==> flow/design.v <==
module PC(
    input [31:0]npc,
    input clk,
    input rst_n,
    input stall_PC,
    output [31:0]pc
);
reg rst_n_reg;
reg [31:0]pc_reg;
assign pc=pc_reg;
always@(posedge clk)
begin
    rst_n_reg<=rst_n;    
end
always@(posedge clk or negedge rst_n)
begin
    if(~rst_n)
    begin
        pc_reg <= 0;
    end
    else if(~rst_n_reg)
    begin
        pc_reg <=0;
    end
    else if(stall_PC)
    begin
        pc_reg<=pc_reg;
    end
    else
    begin
        pc_reg <= npc;
    end
end
endmodule
module NPC(
    input [31:0]pc,
    input [31:0]c,
    input npc_op,
    output [31:0]pc_4,
    output [31:0]npc
);
reg [31:0]pc_4_reg;
reg [31:0]npc_reg;
assign pc_4=pc_4_reg;
assign npc=npc_reg;
always@(*)
begin
    pc_4_reg=pc+4;
end
always@(*)
begin
    case (npc_op)
        1'b0:
        begin
            npc_reg=pc+4;
        end 
        1'b1:
        begin
            npc_reg=c;
        end
        default: npc_reg=pc+4;
    endcase
end
endmodule
module RF(
    input [31:0]wD,
    input rst_n,
    input [4:0]wR,
    input [4:0]rR1,
    input [4:0]rR2,
    input we,
    input clk,
    output [31:0]rD1,
    output [31:0]rD2,
    output wire [31:0]rdata_19
);
reg [31:0]dataReg[31:0];
assign rD1 = (rR1 == 5'b0)?32'b0:dataReg[rR1];
assign rD2 = (rR2 == 5'b0)?32'b0:dataReg[rR2];
assign rdata_19 = dataReg[19];
always @(posedge clk or negedge rst_n) 
begin
    if(!rst_n)
    begin
        dataReg[0]  <= 32'b0;
        dataReg[1]  <= 32'b0;
        dataReg[2]  <= 32'b0;
        dataReg[3]  <= 32'b0;
        dataReg[4]  <= 32'b0;
        dataReg[5]  <= 32'b0;
        dataReg[6]  <= 32'b0;
        dataReg[7]  <= 32'b0;
        dataReg[8]  <= 32'b0;
        dataReg[9]  <= 32'b0;
        dataReg[10] <= 32'b0;
        dataReg[11] <= 32'b0;
        dataReg[12] <= 32'b0;
        dataReg[13] <= 32'b0;
        dataReg[14] <= 32'b0;
        dataReg[15] <= 32'b0;
        dataReg[16] <= 32'b0;
        dataReg[17] <= 32'b0;
        dataReg[18] <= 32'b0;
        dataReg[19] <= 32'b0;
        dataReg[20] <= 32'b0;
        dataReg[21] <= 32'b0;
        dataReg[22] <= 32'b0;
        dataReg[23] <= 32'b0;
        dataReg[24] <= 32'b0;
        dataReg[25] <= 32'b0;
        dataReg[26] <= 32'b0;
        dataReg[27] <= 32'b0;
        dataReg[28] <= 32'b0;
        dataReg[29] <= 32'b0;
        dataReg[30] <= 32'b0;
        dataReg[31] <= 32'b0;
    end
    else if(we && wR<32)
    begin
        dataReg[wR]<=wD;    
    end    
end
endmodule
module SEXT(
    input [24:0]din,
    input [2:0]sext_op,
    output [31:0]ext
);
reg [31:0] ext_reg;
assign ext=ext_reg;
always@(*)
begin
    case (sext_op)
        3'b000: 
        begin
            ext_reg={{20{din[24]}},din[24:13]};
        end
        3'b001: 
        begin
            ext_reg={{20{din[24]}},din[24:18],din[4:0]};
        end
        3'b010: 
        begin
            ext_reg={din[24:5],{12{1'b0}}};
        end
        3'b011: 
        begin
            ext_reg={{12{din[24]}},din[12:5],din[13],din[23:14],1'b0};
        end
        3'b100:
        begin
            ext_reg={{20{din[24]}},din[0],din[23:18],din[4:1],1'b0};
        end
        default: 
            ext_reg={{7{1'b0}},din[24:0]};
    endcase
end
endmodule
module Control(
    input [31:0]inst,
    input breq,
    input brlt,
    output npc_op,
    output rf_we,
    output brun,
    output asel,
    output bsel,
    output [1:0]wbsel,
    output dram_we,
    output [3:0]alu_op,
    output [2:0]sext_op,
    output reg rR1_use,
    output reg rR2_use
);
wire [10:0] op;
reg npc_op_reg;
reg rf_we_reg;
reg asel_reg;
reg bsel_reg;
reg [1:0]wbsel_reg;
reg dram_we_reg;
reg [3:0]alu_op_reg;
reg [2:0]sext_op_reg;
assign npc_op=npc_op_reg;
assign rf_we=rf_we_reg;
assign asel=asel_reg;
assign bsel=bsel_reg;
assign wbsel=wbsel_reg;
assign dram_we=dram_we_reg;
assign alu_op=alu_op_reg;
assign sext_op=sext_op_reg;
assign op = {inst[30],inst[14:12],inst[6:0]};
always@(*)
begin
    case (op)
        11'b00001100111:
        begin
            npc_op_reg=1;
        end
        11'b10001100111:
        begin
            npc_op_reg=1;
        end
        11'b00001100011:
        begin
            if (breq==1) 
            begin
                npc_op_reg=1;    
            end
            else
            begin
                npc_op_reg=0;
            end
        end
        11'b10001100011:
        begin
            if (breq==1) 
            begin
                npc_op_reg=1;    
            end
            else
            begin
                npc_op_reg=0;
            end
        end
        11'b00011100011:
        begin
            if (breq==1) 
            begin
                npc_op_reg=0;    
            end
            else
            begin
                npc_op_reg=1;
            end
        end
        11'b10011100011:
        begin
            if (breq==1) 
            begin
                npc_op_reg=0;    
            end
            else
            begin
                npc_op_reg=1;
            end
        end
        11'b01001100011:
        begin
            if (brlt==1) 
            begin
                npc_op_reg=1;    
            end
            else
            begin
                npc_op_reg=0;
            end
        end
        11'b11001100011:
        begin
            if (brlt==1) 
            begin
                npc_op_reg=1;    
            end
            else
            begin
                npc_op_reg=0;
            end
        end
        11'b01011100011:
        begin
            if (brlt==1) 
            begin
                npc_op_reg=0;    
            end
            else
            begin
                npc_op_reg=1;
            end
        end
        11'b11011100011:
        begin
            if (brlt==1) 
            begin
                npc_op_reg=0;    
            end
            else
            begin
                npc_op_reg=1;
            end
        end
        default:
        begin
            case (op[6:0])
                7'b1101111: 
                begin
                    npc_op_reg=1;
                end
                default: npc_op_reg=0;
            endcase
        end
    endcase
end
always@(*)
begin
    sext_op_reg=0;
    case(op)
        11'b00000110011:
        begin
            alu_op_reg=0;
            rf_we_reg=1;
            asel_reg=1;
            bsel_reg=0;
            dram_we_reg=0;
            wbsel_reg=1;
            rR1_use=1;
            rR2_use=1;
        end
        11'b10000110011:
        begin
            alu_op_reg=1;
            rf_we_reg=1;
            asel_reg=1;
            bsel_reg=0;
            dram_we_reg=0;
            wbsel_reg=1;
            rR1_use=1;
            rR2_use=1;
        end
        11'b01110110011:
        begin
            alu_op_reg=2;
            rf_we_reg=1;
            asel_reg=1;
            bsel_reg=0;
            dram_we_reg=0;
            wbsel_reg=1;
            rR1_use=1;
            rR2_use=1;
        end
        11'b01100110011:
        begin
            alu_op_reg=3;
            rf_we_reg=1;
            asel_reg=1;
            bsel_reg=0;
            dram_we_reg=0;
            wbsel_reg=1;
            rR1_use=1;
            rR2_use=1;
        end
        11'b01000110011:
        begin
            alu_op_reg=4;
            rf_we_reg=1;
            asel_reg=1;
            bsel_reg=0;
            dram_we_reg=0;
            wbsel_reg=1;
            rR1_use=1;
            rR2_use=1;
        end
        11'b00010110011:
        begin
            alu_op_reg=5;
            rf_we_reg=1;
            asel_reg=1;
            bsel_reg=0;
            dram_we_reg=0;
            wbsel_reg=1;
            rR1_use=1;
            rR2_use=1;
        end
        11'b01010110011:
        begin
            alu_op_reg=6;
            rf_we_reg=1;
            asel_reg=1;
            bsel_reg=0;
            dram_we_reg=0;
            wbsel_reg=1;
            rR1_use=1;
            rR2_use=1;
        end
        11'b11010110011:
        begin
            alu_op_reg=7;
            rf_we_reg=1;
            asel_reg=1;
            bsel_reg=0;
            dram_we_reg=0;
            wbsel_reg=1;
            rR1_use=1;
            rR2_use=1;
        end
        11'b00000010011:
        begin
            alu_op_reg=0;
            sext_op_reg=0;
            rf_we_reg=1;
            asel_reg=1;
            bsel_reg=1;
            dram_we_reg=0;
            wbsel_reg=1;
            rR1_use=1;
            rR2_use=0;
        end
        11'b10000010011:
        begin
            alu_op_reg=0;
            sext_op_reg=0;
            rf_we_reg=1;
            asel_reg=1;
            bsel_reg=1;
            dram_we_reg=0;
            wbsel_reg=1;
            rR1_use=1;
            rR2_use=0;
        end
        11'b01110010011:
        begin
            alu_op_reg=2;
            sext_op_reg=0;
            rf_we_reg=1;
            asel_reg=1;
            bsel_reg=1;
            dram_we_reg=0;
            wbsel_reg=1;
            rR1_use=1;
            rR2_use=0;
        end
        11'b11110010011:
        begin
            alu_op_reg=2;
            sext_op_reg=0;
            rf_we_reg=1;
            asel_reg=1;
            bsel_reg=1;
            dram_we_reg=0;
            wbsel_reg=1;
            rR1_use=1;
            rR2_use=0;
        end
        11'b01100010011:
        begin
            alu_op_reg=3;
            sext_op_reg=0;
            rf_we_reg=1;
            asel_reg=1;
            bsel_reg=1;
            dram_we_reg=0;
            wbsel_reg=1;
            rR1_use=1;
            rR2_use=0;
        end
        11'b11100010011:
        begin
            alu_op_reg=3;
            sext_op_reg=0;
            rf_we_reg=1;
            asel_reg=1;
            bsel_reg=1;
            dram_we_reg=0;
            wbsel_reg=1;
            rR1_use=1;
            rR2_use=0;
        end
        11'b01000010011:
        begin
            alu_op_reg=4;
            sext_op_reg=0;
            rf_we_reg=1;
            asel_reg=1;
            bsel_reg=1;
            dram_we_reg=0;
            wbsel_reg=1;
            rR1_use=1;
            rR2_use=0;
        end
        11'b11000010011:
        begin
            alu_op_reg=4;
            sext_op_reg=0;
            rf_we_reg=1;
            asel_reg=1;
            bsel_reg=1;
            dram_we_reg=0;
            wbsel_reg=1;
            rR1_use=1;
            rR2_use=0;
        end
        11'b00010010011:
        begin
            alu_op_reg=5;
            sext_op_reg=0;
            rf_we_reg=1;
            asel_reg=1;
            bsel_reg=1;
            dram_we_reg=0;
            wbsel_reg=1;
            rR1_use=1;
            rR2_use=0;
        end
        11'b01010010011:
        begin
            alu_op_reg=6;
            sext_op_reg=0;
            rf_we_reg=1;
            asel_reg=1;
            bsel_reg=1;
            dram_we_reg=0;
            wbsel_reg=1;
            rR1_use=1;
            rR2_use=0;
        end
        11'b11010010011:
        begin
            alu_op_reg=7;
            sext_op_reg=0;
            rf_we_reg=1;
            asel_reg=1;
            bsel_reg=1;
            dram_we_reg=0;
            wbsel_reg=1;
            rR1_use=1;
            rR2_use=0;
        end
        11'b00100000011:
        begin
            alu_op_reg=0;
            sext_op_reg=0;
            rf_we_reg=1;
            asel_reg=1;
            bsel_reg=1;
            dram_we_reg=0;
            wbsel_reg=2;
            rR1_use=1;
            rR2_use=0;
        end
        11'b10100000011:
        begin
            alu_op_reg=0;
            sext_op_reg=0;
            rf_we_reg=1;
            asel_reg=1;
            bsel_reg=1;
            dram_we_reg=0;
            wbsel_reg=2;
            rR1_use=1;
            rR2_use=0;
        end
        11'b00001100111:
        begin
            alu_op_reg=0;
            sext_op_reg=0;
            rf_we_reg=1;
            asel_reg=1;
            bsel_reg=1;
            dram_we_reg=0;
            wbsel_reg=0;
            rR1_use=1;
            rR2_use=0;
        end
        11'b10001100111:
        begin
            alu_op_reg=0;
            sext_op_reg=0;
            rf_we_reg=1;
            asel_reg=1;
            bsel_reg=1;
            dram_we_reg=0;
            wbsel_reg=0;
            rR1_use=1;
            rR2_use=0;
        end
        11'b00100100011:
        begin
            alu_op_reg=0;
            sext_op_reg=1;
            rf_we_reg=0;
            asel_reg=1;
            bsel_reg=1;
            dram_we_reg=1;
            wbsel_reg=1;
            rR1_use=1;
            rR2_use=1;
        end
        11'b10100100011:
        begin
            alu_op_reg=0;
            sext_op_reg=1;
            rf_we_reg=0;
            asel_reg=1;
            bsel_reg=1;
            dram_we_reg=1;
            wbsel_reg=1;
            rR1_use=1;
            rR2_use=1;
        end
        11'b00001100011:
        begin
            alu_op_reg=0;
            sext_op_reg=4;
            rf_we_reg=0;
            asel_reg=0;
            bsel_reg=1;
            dram_we_reg=0;
            wbsel_reg=1;
            rR1_use=1;
            rR2_use=1;
        end
        11'b10001100011:
        begin
            alu_op_reg=0;
            sext_op_reg=4;
            rf_we_reg=0;
            asel_reg=0;
            bsel_reg=1;
            dram_we_reg=0;
            wbsel_reg=1;
            rR1_use=1;
            rR2_use=1;
        end
        11'b00011100011:
        begin
            alu_op_reg=0;
            sext_op_reg=4;
            rf_we_reg=0;
            asel_reg=0;
            bsel_reg=1;
            dram_we_reg=0;
            wbsel_reg=1;
            rR1_use=1;
            rR2_use=1;
        end
        11'b10011100011:
        begin
            alu_op_reg=0;
            sext_op_reg=4;
            rf_we_reg=0;
            asel_reg=0;
            bsel_reg=1;
            dram_we_reg=0;
            wbsel_reg=1;
            rR1_use=1;
            rR2_use=1;
        end
        11'b01001100011:
        begin
            alu_op_reg=0;
            sext_op_reg=4;
            rf_we_reg=0;
            asel_reg=0;
            bsel_reg=1;
            dram_we_reg=0;
            wbsel_reg=1;
            rR1_use=1;
            rR2_use=1;
        end
        11'b11001100011:
        begin
            alu_op_reg=0;
            sext_op_reg=4;
            rf_we_reg=0;
            asel_reg=0;
            bsel_reg=1;
            dram_we_reg=0;
            wbsel_reg=1;
            rR1_use=1;
            rR2_use=1;
        end
        11'b01011100011:
        begin
            alu_op_reg=0;
            sext_op_reg=4;
            rf_we_reg=0;
            asel_reg=0;
            bsel_reg=1;
            dram_we_reg=0;
            wbsel_reg=1;
            rR1_use=1;
            rR2_use=1;
        end
        11'b11011100011:
        begin
            alu_op_reg=0;
            sext_op_reg=4;
            rf_we_reg=0;
            asel_reg=0;
            bsel_reg=1;
            dram_we_reg=0;
            wbsel_reg=1;
            rR1_use=1;
            rR2_use=1;
        end
        default:
        begin
            case (op[6:0])
                7'b0110111: 
                begin
                    alu_op_reg=8;
                    sext_op_reg=2;
                    rf_we_reg=1;
                    asel_reg=0;
                    bsel_reg=1;
                    dram_we_reg=0;
                    wbsel_reg=1;
                    rR1_use=0;
                    rR2_use=0;
                end
                7'b1101111: 
                begin
                    alu_op_reg=0;
                    sext_op_reg=3;
                    rf_we_reg=1;
                    asel_reg=0;
                    bsel_reg=1;
                    dram_we_reg=0;
                    wbsel_reg=0;
                    rR1_use=0;
                    rR2_use=0;
                end
                default:
                begin
                    alu_op_reg=15;
                    sext_op_reg=0;
                    rf_we_reg=0;
                    asel_reg=1;
                    bsel_reg=0;
                    dram_we_reg=0;
                    wbsel_reg=1;
                    rR1_use=0;
                    rR2_use=0;
                end
            endcase
        end
    endcase
end
endmodule
module BC(
    input [31:0]a,
    input [31:0]b,
    input BrUn,
    output BrEq,
    output BrLt
);
reg BrEq_reg;
reg BrLt_reg;
assign BrEq = BrEq_reg;
assign BrLt = BrLt_reg;
always@(*)
begin
    if(a==b)
    begin
        BrEq_reg = 1;
        BrLt_reg = 0;
    end
    else if($signed(a)<$signed(b))
    begin
        BrLt_reg = 1;
        BrEq_reg = 0;
    end
    else
    begin
        BrEq_reg = 0;
        BrLt_reg = 0;
    end
end
endmodule
module ALU(
    input [31:0]a,
    input [31:0]b,
    input [3:0]op,
    output [31:0]c
);
reg [31:0]c_reg;
wire [4:0] shift;
assign c=c_reg;
assign shift = b[4:0];
always@(*)
begin
    case(op)
        4'b0000:
        begin
            c_reg=a+b;
        end
        4'b0001:
        begin
            c_reg=a-b;
        end
        4'b0010:
        begin
            c_reg=a&b;
        end
        4'b0011:
        begin
            c_reg=a|b;
        end
        4'b0100:
        begin
            c_reg=a^b;
        end
        4'b0101:
        begin
            case(shift)
                5'd00: c_reg = a;
                5'd01: c_reg = a << 01;
                5'd02: c_reg = a << 02;
                5'd03: c_reg = a << 03;
                5'd04: c_reg = a << 04;
                5'd05: c_reg = a << 05;
                5'd06: c_reg = a << 06;
                5'd07: c_reg = a << 07;
                5'd08: c_reg = a << 08;
                5'd09: c_reg = a << 09;
                5'd10: c_reg = a << 10;
                5'd11: c_reg = a << 11;
                5'd12: c_reg = a << 12;
                5'd13: c_reg = a << 13;
                5'd14: c_reg = a << 14;
                5'd15: c_reg = a << 15;
                5'd16: c_reg = a << 16;
                5'd17: c_reg = a << 17;
                5'd18: c_reg = a << 18;
                5'd19: c_reg = a << 19;
                5'd20: c_reg = a << 20;
                5'd21: c_reg = a << 21;
                5'd22: c_reg = a << 22;
                5'd23: c_reg = a << 23;
                5'd24: c_reg = a << 24;
                5'd25: c_reg = a << 25;
                5'd26: c_reg = a << 26;
                5'd27: c_reg = a << 27;
                5'd28: c_reg = a << 28;
                5'd29: c_reg = a << 29;
                5'd30: c_reg = a << 30;
                5'd31: c_reg = a << 31;
                default: c_reg = a;
            endcase
        end
        4'b0110:
        begin
            case(shift)
                5'd00: c_reg = a;
                5'd01: c_reg = a >> 01;
                5'd02: c_reg = a >> 02;
                5'd03: c_reg = a >> 03;
                5'd04: c_reg = a >> 04;
                5'd05: c_reg = a >> 05;
                5'd06: c_reg = a >> 06;
                5'd07: c_reg = a >> 07;
                5'd08: c_reg = a >> 08;
                5'd09: c_reg = a >> 09;
                5'd10: c_reg = a >> 10;
                5'd11: c_reg = a >> 11;
                5'd12: c_reg = a >> 12;
                5'd13: c_reg = a >> 13;
                5'd14: c_reg = a >> 14;
                5'd15: c_reg = a >> 15;
                5'd16: c_reg = a >> 16;
                5'd17: c_reg = a >> 17;
                5'd18: c_reg = a >> 18;
                5'd19: c_reg = a >> 19;
                5'd20: c_reg = a >> 20;
                5'd21: c_reg = a >> 21;
                5'd22: c_reg = a >> 22;
                5'd23: c_reg = a >> 23;
                5'd24: c_reg = a >> 24;
                5'd25: c_reg = a >> 25;
                5'd26: c_reg = a >> 26;
                5'd27: c_reg = a >> 27;
                5'd28: c_reg = a >> 28;
                5'd29: c_reg = a >> 29;
                5'd30: c_reg = a >> 30;
                5'd31: c_reg = a >> 31;
                default: c_reg = a;
            endcase
        end
        4'b0111:
        begin
            case(shift)
                5'd00: c_reg = a;
                5'd01: c_reg = $signed(a) >>> 01;
                5'd02: c_reg = $signed(a) >>> 02;
                5'd03: c_reg = $signed(a) >>> 03;
                5'd04: c_reg = $signed(a) >>> 04;
                5'd05: c_reg = $signed(a) >>> 05;
                5'd06: c_reg = $signed(a) >>> 06;
                5'd07: c_reg = $signed(a) >>> 07;
                5'd08: c_reg = $signed(a) >>> 08;
                5'd09: c_reg = $signed(a) >>> 09;
                5'd10: c_reg = $signed(a) >>> 10;
                5'd11: c_reg = $signed(a) >>> 11;
                5'd12: c_reg = $signed(a) >>> 12;
                5'd13: c_reg = $signed(a) >>> 13;
                5'd14: c_reg = $signed(a) >>> 14;
                5'd15: c_reg = $signed(a) >>> 15;
                5'd16: c_reg = $signed(a) >>> 16;
                5'd17: c_reg = $signed(a) >>> 17;
                5'd18: c_reg = $signed(a) >>> 18;
                5'd19: c_reg = $signed(a) >>> 19;
                5'd20: c_reg = $signed(a) >>> 20;
                5'd21: c_reg = $signed(a) >>> 21;
                5'd22: c_reg = $signed(a) >>> 22;
                5'd23: c_reg = $signed(a) >>> 23;
                5'd24: c_reg = $signed(a) >>> 24;
                5'd25: c_reg = $signed(a) >>> 25;
                5'd26: c_reg = $signed(a) >>> 26;
                5'd27: c_reg = $signed(a) >>> 27;
                5'd28: c_reg = $signed(a) >>> 28;
                5'd29: c_reg = $signed(a) >>> 29;
                5'd30: c_reg = $signed(a) >>> 30;
                5'd31: c_reg = $signed(a) >>> 31;
                default: c_reg = a;
            endcase
        end
        4'b1000:
        begin
            c_reg=b;
        end
        default:c_reg=a;
    endcase
end
endmodule
module hazard_ctrl(
    input   [4:0] wR_EX,
    input   [4:0] wR_MEM,
    input   [4:0] wR_WB,
    input   rf_we_EX,
    input   rf_we_MEM,
    input   rf_we_WB,
    input   [4:0] rR1_ID,
    input   [4:0] rR2_ID,
    input   rR1_use,
    input   rR2_use,
    input   [31:0] pc4_EX,
    input   [31:0] c_EX,
    input   [31:0] wD_MEM,
    input   [31:0] wD_WB,
    input   [1:0] WBsel_EX,
    input   npc_op_EX,
    output  reg [31:0] rD1_fw,
    output  reg [31:0] rD2_fw,
    output  rD1_fw_op,
    output  rD2_fw_op,
    output  reg stall_PC,
    output  reg stall_IF_ID,
    output  reg flush_IF_ID,
    output  reg flush_ID_EX
);
wire [31:0] wD_EX = (WBsel_EX==0)?pc4_EX:c_EX;
wire r1_wb_hazard_EX,r1_wb_hazard_MEM,r1_wb_hazard_WB;
wire r2_wb_hazard_EX,r2_wb_hazard_MEM,r2_wb_hazard_WB;
assign rD1_fw_op=((r1_wb_hazard_EX&(WBsel_EX!=1))|r1_wb_hazard_MEM|r1_wb_hazard_WB);
assign rD2_fw_op=((r2_wb_hazard_EX&(WBsel_EX!=1))|r2_wb_hazard_MEM|r2_wb_hazard_WB);
assign r1_wb_hazard_EX = ((wR_EX==rR1_ID)&rf_we_EX&rR1_use&(wR_EX!=5'b0));
assign r1_wb_hazard_MEM= ((wR_MEM==rR1_ID)&rf_we_MEM&rR1_use&(wR_MEM!=5'b0));
assign r1_wb_hazard_WB = ((wR_WB==rR1_ID)&rf_we_WB&rR1_use&(wR_WB!=5'b0));
assign r2_wb_hazard_EX = ((wR_EX==rR2_ID)&rf_we_EX&rR2_use&(wR_EX!=5'b0));
assign r2_wb_hazard_MEM= ((wR_MEM==rR2_ID)&rf_we_MEM&rR2_use&(wR_MEM!=5'b0));
assign r2_wb_hazard_WB = ((wR_WB==rR2_ID)&rf_we_WB&rR2_use&(wR_WB!=5'b0));
always@(*)
begin
    if(r1_wb_hazard_EX) rD1_fw=wD_EX;
    else if(r1_wb_hazard_MEM) rD1_fw=wD_MEM;
    else if(r1_wb_hazard_WB) rD1_fw=wD_WB;
    else    rD1_fw=0;
end
always@(*)
begin
    if(r2_wb_hazard_EX) rD2_fw=wD_EX;
    else if(r2_wb_hazard_MEM) rD2_fw=wD_MEM;
    else if(r2_wb_hazard_WB) rD2_fw=wD_WB;
    else    rD2_fw=0;
end
wire load_hazard = ((r1_wb_hazard_EX | r2_wb_hazard_EX)&(WBsel_EX==1));
always@(*)
begin
    if(load_hazard) stall_PC=1;
    else    stall_PC=0;
end
always@(*)
begin
    if(load_hazard) stall_IF_ID=1;
    else    stall_IF_ID=0;
end
wire ctrl_hazard = npc_op_EX;
always@(*)
begin
    if(ctrl_hazard) flush_IF_ID=1;
    else    flush_IF_ID=0;
end
always@(*)
begin
    if(ctrl_hazard) flush_ID_EX=1;
    else if(load_hazard)    flush_ID_EX=1;
    else    flush_ID_EX=0;
end
endmodule
module Reg_IF_ID(
    input   clk,
    input   rst_n,
    input   [31:0]inst_IF,
    input   [31:0]pc_IF,
    input   [31:0]pc4_IF,
    input   stall_IF_ID,
    input   flush_IF_ID,
    output  reg [31:0]inst_ID,
    output  reg [31:0]pc_ID,
    output  reg [31:0]pc4_ID
);
always@(posedge clk or negedge rst_n)
begin
    if(~rst_n)
    begin
        inst_ID<=0;
    end
    else if(flush_IF_ID)
    begin
        inst_ID<=0;
    end
    else if(stall_IF_ID)
    begin
        inst_ID<=inst_ID;
    end
    else
    begin
        inst_ID<=inst_IF;
    end
end
always@(posedge clk or negedge rst_n)
begin
    if(~rst_n)
    begin
        pc_ID<=0;
    end
    else if(flush_IF_ID)
    begin
        pc_ID<=0;
    end
    else if(stall_IF_ID)
    begin
        pc_ID<=pc_ID;
    end
    else
    begin
        pc_ID<=pc_IF;
    end
end
always@(posedge clk or negedge rst_n)
begin
    if(~rst_n)
    begin
        pc4_ID<=0;
    end
    else if(flush_IF_ID)
    begin
        pc4_ID<=0;
    end
    else if(stall_IF_ID)
    begin
        pc4_ID<=pc4_ID;
    end
    else
    begin
        pc4_ID<=pc4_IF;
    end
end
endmodule
module Reg_ID_EX(
    input   clk,
    input   rst_n,
    input   [31:0]pc_ID,
    input   [31:0]pc4_ID,
    input   [31:0]rD1_ID,
    input   [31:0]rD2_ID,
    input   [31:0]ext_ID,
    input   [4:0]wR_ID,
    input   Bsel_ID,
    input   Asel_ID,
    input   [3:0]Alu_op_ID,
    input   RF_we_ID,
    input   Dram_we_ID,
    input   [1:0]WBsel_ID,
    input   npc_op_ID,
    input   flush_ID_EX,
    input   [31:0]rD1_fw,
    input   [31:0]rD2_fw,
    input   rD1_fw_op,
    input   rD2_fw_op,
    output  reg [31:0]pc_EX,
    output  reg [31:0]pc4_EX,
    output  reg [31:0]rD1_EX,
    output  reg [31:0]rD2_EX,
    output  reg [31:0]ext_EX,
    output  reg [4:0]wR_EX,
    output  reg Bsel_EX,
    output  reg Asel_EX,
    output  reg [3:0]Alu_op_EX,
    output  reg RF_we_EX,
    output  reg Dram_we_EX,
    output  reg [1:0]WBsel_EX,
    output  reg npc_op_EX
);
always@(posedge clk or negedge rst_n)
begin
    if(~rst_n)
    begin
        npc_op_EX<=0;
    end
    else
    begin
        npc_op_EX<=npc_op_ID;
    end
end
always@(posedge clk or negedge rst_n)
begin
    if(~rst_n)
    begin
        WBsel_EX<=0;
    end
    else if(flush_ID_EX)
    begin
        WBsel_EX<=0;
    end
    else
    begin
        WBsel_EX<=WBsel_ID;
    end
end
always@(posedge clk or negedge rst_n)
begin
    if(~rst_n)
    begin
        Dram_we_EX<=0;
    end
    else if(flush_ID_EX)
    begin
        Dram_we_EX<=0;
    end
    else
    begin
        Dram_we_EX<=Dram_we_ID;
    end
end
always@(posedge clk or negedge rst_n)
begin
    if(~rst_n)
    begin
        RF_we_EX<=0;
    end
    else if(flush_ID_EX)
    begin
        RF_we_EX<=0;
    end
    else
    begin
        RF_we_EX<=RF_we_ID;
    end
end
always@(posedge clk or negedge rst_n)
begin
    if(~rst_n)
    begin
        Alu_op_EX<=0;
    end
    else if(flush_ID_EX)
    begin
        Alu_op_EX<=0;
    end
    else
    begin
        Alu_op_EX<=Alu_op_ID;
    end
end
always@(posedge clk or negedge rst_n)
begin
    if(~rst_n)
    begin
        Asel_EX<=0;
    end
    else
    begin
        Asel_EX<=Asel_ID;
    end
end
always@(posedge clk or negedge rst_n)
begin
    if(~rst_n)
    begin
        Bsel_EX<=0;
    end
    else
    begin
        Bsel_EX<=Bsel_ID;
    end
end
always@(posedge clk or negedge rst_n)
begin
    if(~rst_n)
    begin
        wR_EX<=0;
    end
    else
    begin
        wR_EX<=wR_ID;
    end
end
always@(posedge clk or negedge rst_n)
begin
    if(~rst_n)
    begin
        pc_EX<=0;
    end
    else
    begin
        pc_EX<=pc_ID;
    end
end
always@(posedge clk or negedge rst_n)
begin
    if(~rst_n)
    begin
        pc4_EX<=0;
    end
    else
    begin
        pc4_EX<=pc4_ID;
    end
end
always@(posedge clk or negedge rst_n)
begin
    if(~rst_n)
    begin
        rD1_EX<=0;
    end
    else if(rD1_fw_op)
    begin
        rD1_EX<=rD1_fw;
    end
    else
    begin
        rD1_EX<=rD1_ID;
    end
end
always@(posedge clk or negedge rst_n)
begin
    if(~rst_n)
    begin
        rD2_EX<=0;
    end
    else if(rD2_fw_op)
    begin
        rD2_EX<=rD2_fw;
    end
    else
    begin
        rD2_EX<=rD2_ID;
    end
end
always@(posedge clk or negedge rst_n)
begin
    if(~rst_n)
    begin
        ext_EX<=0;
    end
    else
    begin
        ext_EX<=ext_ID;
    end
end
endmodule
module Reg_EX_MEM(
    input   clk,
    input   rst_n,
    input   [31:0]pc4_EX,
    input   [31:0]c_EX,
    input   [31:0]rD2_EX,
    input   [4:0]wR_EX,
    input   RF_we_EX,
    input   Dram_we_EX,
    input   [1:0]WBsel_EX,
    output  reg [31:0] pc4_MEM,
    output  reg [31:0] c_MEM,
    output  reg [31:0] rD2_MEM,
    output  reg [4:0] wR_MEM,
    output  reg RF_we_MEM,
    output  reg Dram_we_MEM,
    output  reg [1:0] WBsel_MEM
);
always@(posedge clk or negedge rst_n)
begin
    if(~rst_n)
    begin
        rD2_MEM<=0;
    end
    else
    begin
        rD2_MEM<=rD2_EX;
    end
end
always@(posedge clk or negedge rst_n)
begin
    if(~rst_n)
    begin
        pc4_MEM<=0;
    end
    else
    begin
        pc4_MEM<=pc4_EX;
    end
end
always@(posedge clk or negedge rst_n)
begin
    if(~rst_n)
    begin
        c_MEM<=0;
    end
    else
    begin
        c_MEM<=c_EX;
    end
end
always@(posedge clk or negedge rst_n)
begin
    if(~rst_n)
    begin
        wR_MEM<=0;
    end
    else
    begin
        wR_MEM<=wR_EX;
    end
end
always@(posedge clk or negedge rst_n)
begin
    if(~rst_n)
    begin
        RF_we_MEM<=0;
    end
    else
    begin
        RF_we_MEM<=RF_we_EX;
    end
end
always@(posedge clk or negedge rst_n)
begin
    if(~rst_n)
    begin
        Dram_we_MEM<=0;
    end
    else
    begin
        Dram_we_MEM<=Dram_we_EX;
    end
end
always@(posedge clk or negedge rst_n)
begin
    if(~rst_n)
    begin
        WBsel_MEM<=0;
    end
    else
    begin
        WBsel_MEM<=WBsel_EX;
    end
end
endmodule
module Reg_MEM_WB(
    input   clk,
    input   rst_n,
    input   [31:0]RF_wd_MEM,
    input   [4:0]wR_MEM,
    input   RF_we_MEM,
    output  reg [31:0] RF_wd_WB,
    output  reg [4:0] wR_WB,
    output  reg RF_we_WB
);
always@(posedge clk or negedge rst_n)
begin
    if(~rst_n)
    begin
        RF_wd_WB<=0;
    end
    else
    begin
        RF_wd_WB<=RF_wd_MEM;
    end
end
always@(posedge clk or negedge rst_n)
begin
    if(~rst_n)
    begin
        wR_WB<=0;
    end
    else
    begin
        wR_WB<=wR_MEM;
    end
end
always@(posedge clk or negedge rst_n)
begin
    if(~rst_n)
    begin
        RF_we_WB<=0;
    end
    else
    begin
        RF_we_WB<=RF_we_MEM;
    end
end
endmodule
module cpu_top(
    input wire clk,
    input wire rst_n,
    input wire [31:0] rData,
    input wire [31:0] inst,
    output wire [31:0] pc,
    output wire [31:0] display,
    output wire [31:0] addr,
    output wire [31:0] wData,
    output wire wen,
    output wire [31:0] rdata_19
);
wire [31:0] rdata_19_out;
assign rdata_19 = rdata_19_out;
assign display = inst;
wire [31:0] npc;
wire npc_op;
wire [31:0] pc_4;
wire [2:0] sext_op;
wire [31:0] ext;
wire rf_we;
wire [31:0] regData_1;
wire [31:0] regData_2;
wire [31:0] regData_wb;
wire brun;
wire breq;
wire brlt;
wire bsel;
wire asel;
wire [31:0] alu_a;
wire [31:0] alu_b;
wire [31:0] alu_c;
wire [3:0] alu_op;
wire dram_we;
wire [31:0] dram_rd;
wire [1:0] wbsel;
assign alu_a = (Asel_EX_con==1)?rD1_EX_con:pc_EX_con;
assign alu_b = (Bsel_EX_con==1)?ext_EX_con:rD2_EX_con;
assign regData_wb = (WBsel_MEM_con==0)?pc4_MEM_con:((WBsel_MEM_con==1)?c_MEM_con:dram_rd);
assign addr=c_MEM_con;
assign wData=rD2_MEM_con;
assign wen = Dram_we_MEM_con;
assign dram_rd=rData;
wire [31:0]inst_ID_con;
wire [31:0]pc_ID_con,pc_EX_con;
wire [31:0]pc4_ID_con,pc4_EX_con,pc4_MEM_con;
wire [31:0]rD1_EX_con,rD2_EX_con,rD2_MEM_con;
wire [31:0]ext_EX_con;
wire [4:0]wR_EX_con,wR_MEM_con,wR_WB_con;
wire Asel_EX_con,Bsel_EX_con;
wire [3:0]Alu_op_EX_con;
wire RF_we_EX_con,RF_we_MEM_con,RF_we_WB_con;
wire Dram_we_EX_con,Dram_we_MEM_con;
wire [1:0]WBsel_EX_con,WBsel_MEM_con;
wire [31:0]c_MEM_con;
wire [31:0]RF_wd_WB_con;
wire [31:0]rD1_fw_con,rD2_fw_con;
wire stall_PC_con,stall_IF_ID_con;
wire flush_IF_ID_con,flush_ID_EX_con;
wire rD1_fw_op_con,rD2_fw_op_con;
wire rR1_use_con,rR2_use_con;
wire npc_op_EX_con;
hazard_ctrl U_hazard_ctrl(
    .wR_EX(wR_EX_con),
    .wR_MEM(wR_MEM_con),
    .wR_WB(wR_WB_con),
    .rf_we_EX(RF_we_EX_con),
    .rf_we_MEM(RF_we_MEM_con),
    .rf_we_WB(RF_we_WB_con),
    .rR1_ID(inst_ID_con[19:15]),
    .rR2_ID(inst_ID_con[24:20]),
    .pc4_EX(pc4_EX_con),
    .c_EX(alu_c),
    .wD_MEM(regData_wb),
    .wD_WB(RF_wd_WB_con),
    .WBsel_EX(WBsel_EX_con),
    .npc_op_EX(npc_op_EX_con),
    .rR1_use(rR1_use_con),
    .rR2_use(rR2_use_con),
    .rD1_fw(rD1_fw_con),
    .rD2_fw(rD2_fw_con),
    .rD1_fw_op(rD1_fw_op_con),
    .rD2_fw_op(rD2_fw_op_con),
    .stall_PC(stall_PC_con),
    .stall_IF_ID(stall_IF_ID_con),
    .flush_IF_ID(flush_IF_ID_con),
    .flush_ID_EX(flush_ID_EX_con)
);
NPC npcImpl(
    .pc(pc),
    .c(alu_c),
    .npc_op(npc_op_EX_con),
    .pc_4(pc_4),
    .npc(npc)
);
PC pcImpl(
    .pc(pc),
    .clk(clk),
    .rst_n(rst_n),
    .stall_PC(stall_PC_con),
    .npc(npc)
);
Reg_IF_ID U_Reg_IF_ID(
    .clk(clk),
    .rst_n(rst_n),
    .inst_IF(inst),
    .pc_IF(pc),
    .pc4_IF(pc_4),
    .stall_IF_ID(stall_IF_ID_con),
    .flush_IF_ID(flush_IF_ID_con),
    .inst_ID(inst_ID_con),
    .pc_ID(pc_ID_con),
    .pc4_ID(pc4_ID_con)
);
RF rfImpl(
    .wD(RF_wd_WB_con),
    .wR(wR_WB_con),
    .rR1(inst_ID_con[19:15]),
    .rR2(inst_ID_con[24:20]),
    .we(RF_we_WB_con),
    .clk(clk),
    .rst_n(rst_n),
    .rD1(regData_1),
    .rD2(regData_2),
    .rdata_19(rdata_19_out)
);
SEXT sextImpl(
    .din(inst_ID_con[31:7]),
    .sext_op(sext_op),
    .ext(ext)
);
Reg_ID_EX U_Reg_ID_EX(
    .clk(clk),
    .rst_n(rst_n),
    .pc_ID(pc_ID_con),
    .pc4_ID(pc4_ID_con),
    .rD1_ID(regData_1),
    .rD2_ID(regData_2),
    .ext_ID(ext),
    .wR_ID(inst_ID_con[11:7]),
    .Bsel_ID(bsel),
    .Asel_ID(asel),
    .Alu_op_ID(alu_op),
    .RF_we_ID(rf_we),
    .Dram_we_ID(dram_we),
    .WBsel_ID(wbsel),
    .npc_op_ID(npc_op),
    .flush_ID_EX(flush_ID_EX_con),
    .rD1_fw(rD1_fw_con),
    .rD2_fw(rD2_fw_con),
    .rD1_fw_op(rD1_fw_op_con),
    .rD2_fw_op(rD2_fw_op_con),
    .npc_op_EX(npc_op_EX_con),
    .pc_EX(pc_EX_con),
    .pc4_EX(pc4_EX_con),
    .rD1_EX(rD1_EX_con),
    .rD2_EX(rD2_EX_con),
    .ext_EX(ext_EX_con),
    .wR_EX(wR_EX_con),
    .Bsel_EX(Bsel_EX_con),
    .Asel_EX(Asel_EX_con),
    .Alu_op_EX(Alu_op_EX_con),
    .RF_we_EX(RF_we_EX_con),
    .Dram_we_EX(Dram_we_EX_con),
    .WBsel_EX(WBsel_EX_con)
);
BC bcImpl(
    .a(regData_1),
    .b(regData_2),
    .BrUn(brun),
    .BrEq(breq),
    .BrLt(brlt)
);
ALU aluImpl(
    .a(alu_a),
    .b(alu_b),
    .op(Alu_op_EX_con),
    .c(alu_c)
);
Reg_EX_MEM U_Reg_EX_MEM(
    .clk(clk),
    .rst_n(rst_n),
    .pc4_EX(pc4_EX_con),
    .c_EX(alu_c),
    .rD2_EX(rD2_EX_con),
    .wR_EX(wR_EX_con),
    .RF_we_EX(RF_we_EX_con),
    .Dram_we_EX(Dram_we_EX_con),
    .WBsel_EX(WBsel_EX_con),
    .pc4_MEM(pc4_MEM_con),
    .c_MEM(c_MEM_con),
    .rD2_MEM(rD2_MEM_con),
    .wR_MEM(wR_MEM_con),
    .RF_we_MEM(RF_we_MEM_con),
    .Dram_we_MEM(Dram_we_MEM_con),
    .WBsel_MEM(WBsel_MEM_con)
);
Reg_MEM_WB U_Reg_MEM_WB(
    .clk(clk),
    .rst_n(rst_n),
    .RF_wd_MEM(regData_wb),
    .wR_MEM(wR_MEM_con),
    .RF_we_MEM(RF_we_MEM_con),
    .RF_wd_WB(RF_wd_WB_con),
    .wR_WB(wR_WB_con),
    .RF_we_WB(RF_we_WB_con)
);
Control controlImpl(
    .inst(inst_ID_con),
    .breq(breq),
    .brlt(brlt),
    .npc_op(npc_op),
    .rf_we(rf_we),
    .brun(brun),
    .asel(asel),
    .bsel(bsel),
    .wbsel(wbsel),
    .dram_we(dram_we),
    .alu_op(alu_op),
    .sext_op(sext_op),
    .rR1_use(rR1_use_con),
    .rR2_use(rR2_use_con)
);
endmodule
# Tool chain data of cpu_top
# What the tools print for cpu_top, step after step.
# Line numbers count from 1 in the design file above.
# The mark -- stands for no value.
# setup
top	cpu_top
clock	clk
cell_library	sky130hd
lib_corner	tt_025C_1v80

# Elaborated design
# Source: Yosys, flattened and elaborated. Widths are those after wreduce. Registers that Yosys merges into a memory's read port (data or address) are not register bits. Print and check cells do not count. Equal cells are merged and count once.
# bits
reg_bits	1440
# op_classes
n_logic	30
n_mux	61
add_sub_neg	3
n_cmp	2
eq_ne	183
reduce_and_logical	66
# ops
operator	count
case mux 32 bit (select 32 bit)	3
case mux 32 bit (select 31 bit)	2
2-to-1 mux 32 bit	23
equality test 5 bit with constant B	64
case mux 32 bit (select 9 bit)	1
equality test 5 x 4 -> 1 bit with constant B	32
case mux 32 bit (select 5 bit)	1
equality test 11 bit with constant B	14
equality test 11 x 10 -> 1 bit with constant B	10
equality test 5 x 3 -> 1 bit with constant B	16
case mux 32 bit (select 2 bit)	1
AND reduction 2 bit	31
OR reduction 25 bit	2
equality test 5 x 2 -> 1 bit with constant B	8
equality test 11 x 8 -> 1 bit with constant B	3
OR reduction 33 bit	1
adder 32 x 3 -> 32 bit with constant B	1
adder 32 bit	1
subtractor 32 bit	1
< comparator 32 bit	1
equality test 32 bit	1
AND 32 bit	1
OR 32 bit	1
bitwise XOR 32 bit	1
case mux 4 bit (select 8 bit)	1
equality test 5 bit	6
OR reduction 29 bit	1
OR reduction 23 bit	1
# Not listed: further kinds 42, cells in them 116.

# Logic depth
# Depth = most cells in a row (Yosys ltp): at word level without a register or memory, in the mapped netlist without a sequential cell, where the memories' decode and read muxes count.
# logic_depth
depth_word	10
abc_area	0
mapped_depth	27

# Mapped cells and area
# The flow's flattened synthesis, as Yosys stat reports it; memories are mapped. The netlist is that of the ABC_AREA named above (0 if unset); the other value can give another one.
# mapped
cells	7772
sequential_area_um2	36055.8
ffs	1441
mapped_area_um2	80161.9
# types
cell_type	count
sky130_fd_sc_hd__dfrtp_1	1439
sky130_fd_sc_hd__mux2_2	1005
sky130_fd_sc_hd__a22oi_1	664
sky130_fd_sc_hd__nand2_1	586
sky130_fd_sc_hd__clkbuf_1	569
sky130_fd_sc_hd__a21oi_1	393
sky130_fd_sc_hd__a221oi_1	194
sky130_fd_sc_hd__ha_1	133
sky130_fd_sc_hd__a22o_1	170
sky130_fd_sc_hd__o21ai_0	259
sky130_fd_sc_hd__nor2_1	345
sky130_fd_sc_hd__o22ai_1	193
sky130_fd_sc_hd__mux2i_1	96
sky130_fd_sc_hd__nand4_1	151
sky130_fd_sc_hd__a222oi_1	83
sky130_fd_sc_hd__nor3_1	156
sky130_fd_sc_hd__nand3_1	144
sky130_fd_sc_hd__xnor2_1	63
# Other cell types: 94; their cells: 1129.
# The figures by module come from a second, unflattened synthesis with its own total; it is not the netlist above.
# hier_totals
hier_cells	8552
area_unflattened_um2	86641.8
# Each row is one instance without its submodules.
# modules
module	mod_seq_area_um2	mod_area_um2	cells	n_inst
RF	24823.8	51953.6	4705	1
ALU	0.0	12562.0	2006	1
Reg_ID_EX	4404.2	5542.8	256	1
Reg_IF_ID	2402.3	3910.0	310	1
Reg_EX_MEM	2627.5	2627.5	105	1
hazard_ctrl	0.0	2376.0	337	1
cpu_top	0.0	2025.7	211	1
PC	820.8	1423.9	104	1
NPC	0.0	1188.6	178	1
Reg_MEM_WB	950.9	950.9	38	1
BC	0.0	840.8	117	1
SEXT	0.0	774.5	119	1
Control	0.0	465.4	66	1

# Timing after synthesis
# OpenSTA on the mapped netlist: ideal clock, no wires. The path of least setup slack (recovery checks aside). Input and output delay are each 20% of the period. Register names are those of the netlist, which keeps one name where synthesis merged equal registers.
# synth_timing
kind	reg-to-reg
start	reg U_Reg_ID_EX.Bsel_EX
end	reg U_Reg_ID_EX.rD2_EX[16]
stages	23
t_first_pin_ns	0.000
t_arrival_ns	5.014
path_buffers	7
setup_time_ns	0.129
slack_ns	3.356
delay_ns	5.143
period_ns	8.5
required_ns	8.371
synth_period_reached_ns	5.144
# "delay_ns" = arrival - input delay + setup time.
# "stages" counts driving pins, that of a launching flip-flop among them; a cell with two outputs on the path counts twice.
# "synth_period_reached_ns" = period - worst setup slack (recovery checks aside). The figure is calculated, with input and output delays left at 20% of the set period.
# Between the ends stands the longest chain of elaborated cells between them, by number of cells; it is not shown to be the way that was timed. Of several equally long chains one is given.
# A line is the first line of the expression or statement that the cell stems from. Yosys adds cells for indexed reads and writes and turns some case tables into memories.
# At most two assigning lines are given for a register; there are more.
# synth_via
cell_sequence	sky130_fd_sc_hd__dfrtp_1 sky130_fd_sc_hd__buf_6 sky130_fd_sc_hd__buf_6 sky130_fd_sc_hd__mux2i_4 sky130_fd_sc_hd__inv_2 sky130_fd_sc_hd__buf_6 sky130_fd_sc_hd__buf_2 sky130_fd_sc_hd__buf_2 sky130_fd_sc_hd__buf_2 sky130_fd_sc_hd__buf_2 sky130_fd_sc_hd__ha_1 sky130_fd_sc_hd__mux2_2 sky130_fd_sc_hd__ha_1 sky130_fd_sc_hd__a21o_1 sky130_fd_sc_hd__a22o_1 sky130_fd_sc_hd__a2111oi_1 sky130_fd_sc_hd__a21oi_1 sky130_fd_sc_hd__or3_1 sky130_fd_sc_hd__a31oi_1 sky130_fd_sc_hd__a21oi_1 sky130_fd_sc_hd__o21ai_1 sky130_fd_sc_hd__nor2_1 sky130_fd_sc_hd__o41a_1
elab_chain_len	7
# synth_rtl
item	line_no	source
from (decl)	1097	output  reg Bsel_EX,
from (assign)	1191	Bsel_EX<=0;
from (assign)	1195	Bsel_EX<=Bsel_ID;
2-to-1 mux 32 bit	1450	assign alu_b = (Bsel_EX_con==1)?ext_EX_con:rD2_EX_con;
equality test 5 bit	881	case(shift)
case mux 32 bit (select 32 bit)	881
case mux 32 bit (select 9 bit)	782	case(op)
2-to-1 mux 32 bit	951	wire [31:0] wD_EX = (WBsel_EX==0)?pc4_EX:c_EX;
2-to-1 mux 32 bit	971	if(r2_wb_hazard_EX) rD2_fw=wD_EX;
2-to-1 mux 32 bit	1252	else if(rD2_fw_op)
to (assign)	1254	rD2_EX<=rD2_fw;
to (assign)	1258	rD2_EX<=rD2_ID;
to (decl)	1094	output  reg [31:0]rD2_EX,

# Worst path after layout
# Path of least setup slack in the final report of flow run 1 (OpenROAD, finished layout, wires in). Where an end is a register, its clock arrival counts in the times.
# layout_timing
kind	reg-to-reg
start	reg U_Reg_ID_EX.Bsel_EX
end	reg U_Reg_ID_EX.rD2_EX[30]
stages	29
slack_ns	3.26
path_buffers	8
t_first_pin_ns	0.93
t_arrival_ns	10.33
setup_time_ns	0.04
period_ns	12.7
required_ns	13.59
# Between the ends stands the longest chain of elaborated cells between them, by number of cells; it is not shown to be the way that was timed. Of several equally long chains one is given.
# At most two assigning lines are given for a register; there are more.
# layout_via
cell_sequence	sky130_fd_sc_hd__dfrtp_1 sky130_fd_sc_hd__buf_6 sky130_fd_sc_hd__mux2_2 sky130_fd_sc_hd__inv_1 sky130_fd_sc_hd__ha_1 sky130_fd_sc_hd__clkbuf_1 sky130_fd_sc_hd__buf_1 sky130_fd_sc_hd__buf_8 sky130_fd_sc_hd__nand3_1 sky130_fd_sc_hd__nor2_1 sky130_fd_sc_hd__and3_1 sky130_fd_sc_hd__and3_1 sky130_fd_sc_hd__clkbuf_1 sky130_fd_sc_hd__a21oi_1 sky130_fd_sc_hd__xnor2_1 sky130_fd_sc_hd__ha_1 sky130_fd_sc_hd__clkbuf_1 sky130_fd_sc_hd__nand4_1 sky130_fd_sc_hd__nor2_1 sky130_fd_sc_hd__and3_1 sky130_fd_sc_hd__nor2_1 sky130_fd_sc_hd__mux2_2 sky130_fd_sc_hd__a31o_2 sky130_fd_sc_hd__o21ai_0 sky130_fd_sc_hd__o21ai_0 sky130_fd_sc_hd__a21o_1 sky130_fd_sc_hd__buf_16 sky130_fd_sc_hd__a221oi_1 sky130_fd_sc_hd__buf_2
elab_chain_len	7
# layout_rtl
item	line_no	source
from (decl)	1097	output  reg Bsel_EX,
from (assign)	1191	Bsel_EX<=0;
from (assign)	1195	Bsel_EX<=Bsel_ID;
2-to-1 mux 32 bit	1450	assign alu_b = (Bsel_EX_con==1)?ext_EX_con:rD2_EX_con;
equality test 5 bit	881	case(shift)
case mux 32 bit (select 32 bit)	881
case mux 32 bit (select 9 bit)	782	case(op)
2-to-1 mux 32 bit	951	wire [31:0] wD_EX = (WBsel_EX==0)?pc4_EX:c_EX;
2-to-1 mux 32 bit	971	if(r2_wb_hazard_EX) rD2_fw=wD_EX;
2-to-1 mux 32 bit	1252	else if(rD2_fw_op)
to (assign)	1254	rD2_EX<=rD2_fw;
to (assign)	1258	rD2_EX<=rD2_ID;
to (decl)	1094	output  reg [31:0]rD2_EX,

# 4 stored runs of cpu_top in the flow (synthesis by Yosys, layout by OpenROAD, sky130hd cells), in arbitrary order. Constraints: input delay and output delay 20% of the set period each, output load 0.01 pF.
# "worstPathTime_ns" = time allowed to the worst setup path (clock period - input delay - output delay, where it has them) - its slack; a late launch clock adds to it, a late capture clock takes from it.
# "totalPower_w" rests on the timing tool's default activity at the inputs, not on a simulated workload.
# A setting shown as - is not set for that run.
# Among the results, - means that no value is shown for the run.
name,flow run 1,flow run 2,flow run 3,flow run 4
ABC_AREA,0,-,1,0
CAP_MARGIN,40,20,20,40
CELL_PAD_IN_SITES_DETAIL_PLACEMENT,2,-,2,2
CORE_ASPECT_RATIO,0.71,-,0.77,0.56
CORE_MARGIN,10,2,2,8
CORE_UTILIZATION,16,71,52,55
CTS_CLUSTER_DIAMETER,334,-,215,334
CTS_CLUSTER_SIZE,85,-,43,85
GPL_ROUTABILITY_DRIVEN,0,-,1,0
GPL_TIMING_DRIVEN,0,-,-,0
HOLD_SLACK_MARGIN,0.09,-,-,0.09
MAX_ROUTING_LAYER,met5,-,met4,met5
PLACE_DENSITY_LB_ADDON,0.01,-,0.26,0.01
SETUP_SLACK_MARGIN,-0.44,-,0.55,-
SLEW_MARGIN,5,20,25,20
period_ns,12.7,7.41,5.41,12.7
PLACE_DENSITY,-,0.38,-,-
CELL_PAD_IN_SITES_GLOBAL_PLACEMENT,-,-,3,-
MIN_ROUTING_LAYER,-,-,met1,-
TNS_END_PERCENT,-,-,45,-
totalPower_w,0.0084,-,-,-
synth_chip_area_um2,80161.9,-,-,-
setupTns_ns,0.000,-,-,-
total_die_area_um2,530140.0,-,-,-
worstPathTime_ns,9.44,-,-,-
worstPathKind,reg-to-reg,-,-,-
layout_stdcell_area_um2,101744.0,-,-,-
timing.setup.ws_ns,3.264,-,-,-
# Flow run 2: stopped before the end: routing reported GRT-0116
# Flow run 3: stopped before the end: placement reported FLW-0024
# Flow run 4: stopped before the end: placement reported DPL-0033
